==> flow/design.v <==
module MAC (
  input  wire        clk    ,
  input  wire        rst    ,
  input  wire [ 7:0] a_in   ,
  input  wire [ 7:0] w_in   ,
  input  wire [23:0] sum_in ,
  output reg  [23:0] sum_out,
  output wire [ 7:0] a_out  ,
  output wire [ 7:0] w_out
);
  reg [7:0] a_reg, w_reg;
  wire [23:0] sum    ;
  wire [15:0] product;
  assign product = a_reg * w_reg;
  assign sum     = sum_in + product;
  assign a_out   = a_reg;
  assign w_out   = w_reg;
  always @(posedge clk) begin
    a_reg   <= a_in;
    w_reg   <= w_in;
    sum_out <= sum;
  end
endmodule
module Quantization (
  input  wire [23:0] data_in ,
  output wire [ 7:0] data_out
);
  assign data_out = data_in < 255 ? data_in : 255;
endmodule
module Activation (
  input  wire [7:0] data_in ,
  input  wire [7:0] thresh  ,
  output wire [7:0] data_out
);
  assign data_out = data_in < thresh ? 0 : data_in;
endmodule
module Array #(parameter N = 4) (
  input  wire       clk          ,
  input  wire       rst          ,
  input  wire       start        ,
  input  wire [8*N-1:0] a_in    ,
  input  wire [8*N-1:0] w_in    ,
  output wire [8*N-1:0] y_out   ,
  output wire       ready        ,
  output wire       done
);
  wire [ 7:0] mac_a_in   [0:N-1][0:N-1];
  wire [ 7:0] mac_w_in   [0:N-1][0:N-1];
  wire [23:0] mac_sum_in [0:N-1][0:N-1];
  wire [23:0] mac_sum_out[0:N-1][0:N-1];
  wire [ 7:0] mac_a_out  [0:N-1][0:N-1];
  wire [ 7:0] mac_w_out  [0:N-1][0:N-1];
  wire [7:0] quantization[0:N-1];
  wire [7:0] activation  [0:N-1];
  parameter IDLE         = 2'b00;
  parameter LOAD_WEIGHTS = 2'b01;
  parameter COMPUTE      = 2'b10;
  parameter DONE         = 2'b11;
  reg [ 1:0] state, next_state;
  reg [31:0] counter;
  always @(posedge clk or posedge rst) begin
    if (rst) begin
      state <= IDLE;
    end else begin
      state <= next_state;
    end
  end
  always @(*) begin
    case (state)
      IDLE : begin
        next_state <= start ? LOAD_WEIGHTS : IDLE;
      end
      LOAD_WEIGHTS : begin
        next_state <= counter == N-1 ? COMPUTE : LOAD_WEIGHTS;
      end
      COMPUTE : begin
        next_state <= counter == 4*N-1 ? DONE : COMPUTE;
      end
      DONE : begin
        next_state <= IDLE;
      end
      default : next_state <= IDLE;
    endcase
  end
  assign ready = state == IDLE;
  assign done  = state == DONE;
  always @(posedge clk or posedge rst) begin
    if (rst) begin
      counter <= 0;
    end else begin
      if (state == IDLE) begin
        counter <= 0;
      end else begin
        counter <= counter + 1;
      end
    end
  end
  generate
    for (genvar i = 0; i < N; i = i + 1) begin
      for (genvar j = 0; j < N; j = j + 1) begin
        MAC mac_i_j (
          .clk(clk),
          .rst(rst),
          .a_in(mac_a_in[i][j]),
          .w_in(mac_w_in[i][j]),
          .sum_in(mac_sum_in[i][j]),
          .sum_out(mac_sum_out[i][j]),
          .a_out(mac_a_out[i][j]),
          .w_out(mac_w_out[i][j])
        );
        if (j != N-1) begin
          assign mac_a_in[i][j+1] = mac_a_out[i][j];
        end
        if (i != N-1) begin
          assign mac_sum_in[i+1][j] = mac_sum_out[i][j];
        end
        if (i > 0)
          assign mac_w_in[i][j] = state == LOAD_WEIGHTS ? mac_w_out[i-1][j] : mac_w_out[i][j];
      end
      assign mac_sum_in[0][i] = 0;
      assign mac_a_in[i][0]   = a_in[8*i+:8];
      assign mac_w_in[0][i]   = state == LOAD_WEIGHTS ? w_in[8*i+:8] : mac_w_out[0][i];
    end
  endgenerate
  generate
    for (genvar i = 0; i < N; i = i + 1) begin
      Quantization quantization_i (
        .data_in(mac_sum_out[N-1][i]),
        .data_out(quantization[i])
      );
      Activation activation_i (
        .data_in (quantization[i]),
        .thresh  (10             ),
        .data_out(activation[i]  )
      );
      assign y_out[8*i+:8] = activation[i];
    end
  endgenerate
endmodule
module top #(parameter N = 4) (
  input  wire           clk  ,
  input  wire           rst  ,
  input  wire           start,
  input  wire [8*N-1:0] a_in ,
  input  wire [8*N-1:0] w_in ,
  output wire [8*N-1:0] y_out,
  output wire           ready,
  output wire           done
);
  Array #(.N(N)) dut (
    .clk  (clk  ),
    .rst  (rst  ),
    .start(start),
    .a_in (a_in ),
    .w_in (w_in ),
    .y_out(y_out),
    .ready(ready),
    .done (done )
  );
endmodule
# == Tool chain data of top ==
# What the tools print for top, step after step.
# Lines are those of the file above, counted from 1.
# Cell names lack the library's common part.
# Not given: --
# setup
design,top
clock,clk
library,sky130hd
lib_corner,tt_025C_1v80

# == After elaboration ==
# Counts by Yosys on the flattened word-level netlist (proc, flatten, opt, wreduce). Print and check cells are left out. Cells with the same type and inputs are merged into one.
# classes
muxes,13
eq_ne,5
multipliers,16
reduce_and_logical,1
compare,8
n_addsub,13
# ops
op,n
multiplier 8 x 8 -> 16 bit,16
adder 24 x 16 -> 24 bit,4
< comparator 24 x 8 -> 1 bit (second input constant),4
adder 17 x 16 -> 18 bit,4
adder 16 x 16 -> 17 bit,4
2-to-1 mux 8 bit,8
adder 32 x 1 -> 32 bit (second input constant),1
== test 32 x 2 -> 1 bit (second input constant),1
== test 32 x 4 -> 1 bit (second input constant),1
< comparator 8 x 4 -> 1 bit (second input constant),4
2-to-1 mux 32 bit,1
case mux 2 bit (select 4 bit),1
== test 2 bit (second input constant),2
== test 2 x 1 -> 1 bit (second input constant),1
zero test 2 bit,1
2-to-1 mux 2 bit,1
2-to-1 mux 1 bit,2
# bits
output_inout_bits,34
ff_bits,614
inputBits,67

# == Longest topological paths ==
# Yosys ltp: most cells in a row. Word level: on the elaborated netlist, between registers, memories and ports. Mapped: between sequential cells and ports; inverters and the memories' decode and read muxes count.
# logic_depth
ltp_word,4
abc_area,0
depth_mapped,18

# == Synthesis result ==
# Yosys stat after the flow's synthesis: flattened, memories mapped to cells. It holds for the ABC_AREA given above (unset counts as 0); a run with the other value may have another netlist.
# mapped
mapped_cells,5579
yosys_area_um2,53909.2
buf_cells,34
ffs,572
sequential_area_um2,12913.6
# types
cell_type,n
fa_1,748
dfxtp_1,408
ha_1,613
inv_1,1376
and2_1,645
edfxtp_1,128
nand2_1,493
xnor2_1,137
dfrtp_1,35
a21oi_1,143
nor2_1,154
xor2_1,54
a21o_1,57
o21ai_0,65
o21a_1,32
nor2b_1,35
nand2b_1,33
nand4_1,32
# Not listed: further types 62, cells in them 391.
# The figures by module come from a second, unflattened synthesis with its own total; it is not the netlist above.
# unflattened
cells_unflattened,6788
area_unflattened_um2,62760.2
# Each row is one instance without its submodules.
# by_module
module,seq_area_um2,instances,cells,area_um2
MAC,800.8,16,391,3624.7
Array (N=4),902.1,1,348,3438.3
Activation,0.0,4,33,250.2
Quantization,0.0,4,13,81.3
top,0.0,1,0,0.0

# == Timing after synthesis ==
# Path of least setup slack by OpenSTA after synthesis, without wires, with an ideal clock, recovery checks aside; 20% of the period is set as input and as output delay. Where synthesis merged equal registers, the netlist keeps one of their names.
# synth_path
kind,register to register
startpoint,register dut.genblk1[1].genblk1[2].mac_i_j.a_reg[5]
endpoint,register dut.genblk1[1].genblk1[2].mac_i_j.sum_out[14]
tclk_ns,5.0
required_time_ns,4.936
t_arrival_ns,4.337
path_buffers,1
path_slack_ns,0.600
driving_pins,16
path_delay_ns,4.401
launch_ns,0.000
setup_ns,0.064
period_less_setup_slack_ns,4.4
# "path_delay_ns" = arrival - input delay + setup time.
# "driving_pins": output pins that drive a net of the path, with the launching flip-flop's if there is one; two outputs of one cell count as two.
# "period_less_setup_slack_ns" is the clock period less the worst setup slack; recovery checks do not enter. This is arithmetic on one report: input and output delays are still those of the set period (20% each).
# The rows between start and end are the longest chain of elaborated cells between them; the timing report does not say that the signal goes this way. Where chains are equally long, one stands for them.
# A line is the first line of the expression or statement that the cell stems from. Yosys adds cells for indexed reads and writes and turns some case tables into memories.
# synth_via
cell_sequence,dfxtp_1 > clkbuf_1 > nand2_1 > fa_1 > inv_1 > fa_1 > fa_1 > inv_1 > fa_1 > inv_1 > ha_1 > a2111o_1 > o21ai_1 > o21ai_1 > or4_1 > nand4_1
elab_chain_cells,2
cells_between,2
cone_lines,2
cone_classes,add/sub: 1; mul: 1
# synth_lines
element,line_no,source
start: declaration,11,"reg [7:0] a_reg, w_reg;"
start: assignment,19,a_reg   <= a_in;
multiplier 8 x 8 -> 16 bit,14,
adder 16 x 16 -> 17 bit,15,
end: assignment,21,sum_out <= sum;
end: declaration,7,"output reg  [23:0] sum_out,"

# == Worst path after layout ==
# From the final timing report of flow run A: the path of least setup slack in the routed layout; clock arrival at registers is part of the times.
# layout_path
kind,register to register
startpoint,register dut.genblk1[1].genblk1[2].mac_i_j.w_reg[7]
endpoint,register dut.genblk1[1].genblk1[2].mac_i_j.sum_out[14]
launch_ns,0.65
setup_ns,0.06
driving_pins,14
path_slack_ns,1.95
t_arrival_ns,5.26
tclk_ns,6.62
required_time_ns,7.22
path_buffers,0
# The rows between start and end are the longest chain of elaborated cells between them; the timing report does not say that the signal goes this way. Where chains are equally long, one stands for them.
# layout_via
cell_sequence,edfxtp_1 > and2_1 > fa_1 > fa_1 > fa_1 > inv_1 > fa_1 > inv_1 > ha_1 > a2111o_1 > o21ai_1 > o21ai_1 > or4_1 > nand4_1
elab_chain_cells,2
cells_between,2
cone_lines,2
cone_classes,add/sub: 1; mul: 1
# layout_lines
element,line_no,source
start: declaration,11,"reg [7:0] a_reg, w_reg;"
start: assignment,20,w_reg   <= w_in;
multiplier 8 x 8 -> 16 bit,14,
adder 16 x 16 -> 17 bit,15,
end: assignment,21,sum_out <= sum;
end: declaration,7,"output reg  [23:0] sum_out,"

# Record of 3 stored runs of the RTL-to-layout flow on top, platform sky130hd. The runs are unordered. Constraints: input delay and output delay 20% of the set period each, output load 0.01 pF.
# "period_less_ws_ns" is the run's clock period less its worst setup slack. It is reckoned from that one timing run; input and output delays stay at 20% of the period that was set.
# A setting shown as -- is not set for that run.
setting or result,flow run A,flow run B,flow run C
CORE_UTILIZATION,40,25,17
period_ns,6.62,4.76,5.0
CAP_MARGIN,20,20,20
CORE_MARGIN,2,2,2
SLEW_MARGIN,20,20,5
ABC_AREA,--,--,1
CELL_PAD_IN_SITES_GLOBAL_PLACEMENT,--,--,2
CORE_ASPECT_RATIO,--,--,0.5
GPL_ROUTABILITY_DRIVEN,--,--,0
GPL_TIMING_DRIVEN,--,--,0
MAX_ROUTING_LAYER,--,--,met4
synthArea_um2,53909.2,53909.2,57400.1
design.die.area_um2,137726.0,219366.0,342593.0
finalCellArea_um2,59480.8,61368.9,66742.8
layout_utilization_frac,0.445,0.286,0.199
setup_worst_slack_ns,1.954,0.154,0.319
fin_tns_ns,0.000,0.000,0.000
worst_hold_slack_ns,0.457,0.355,0.353
period_less_ws_ns,4.666,4.606,4.681
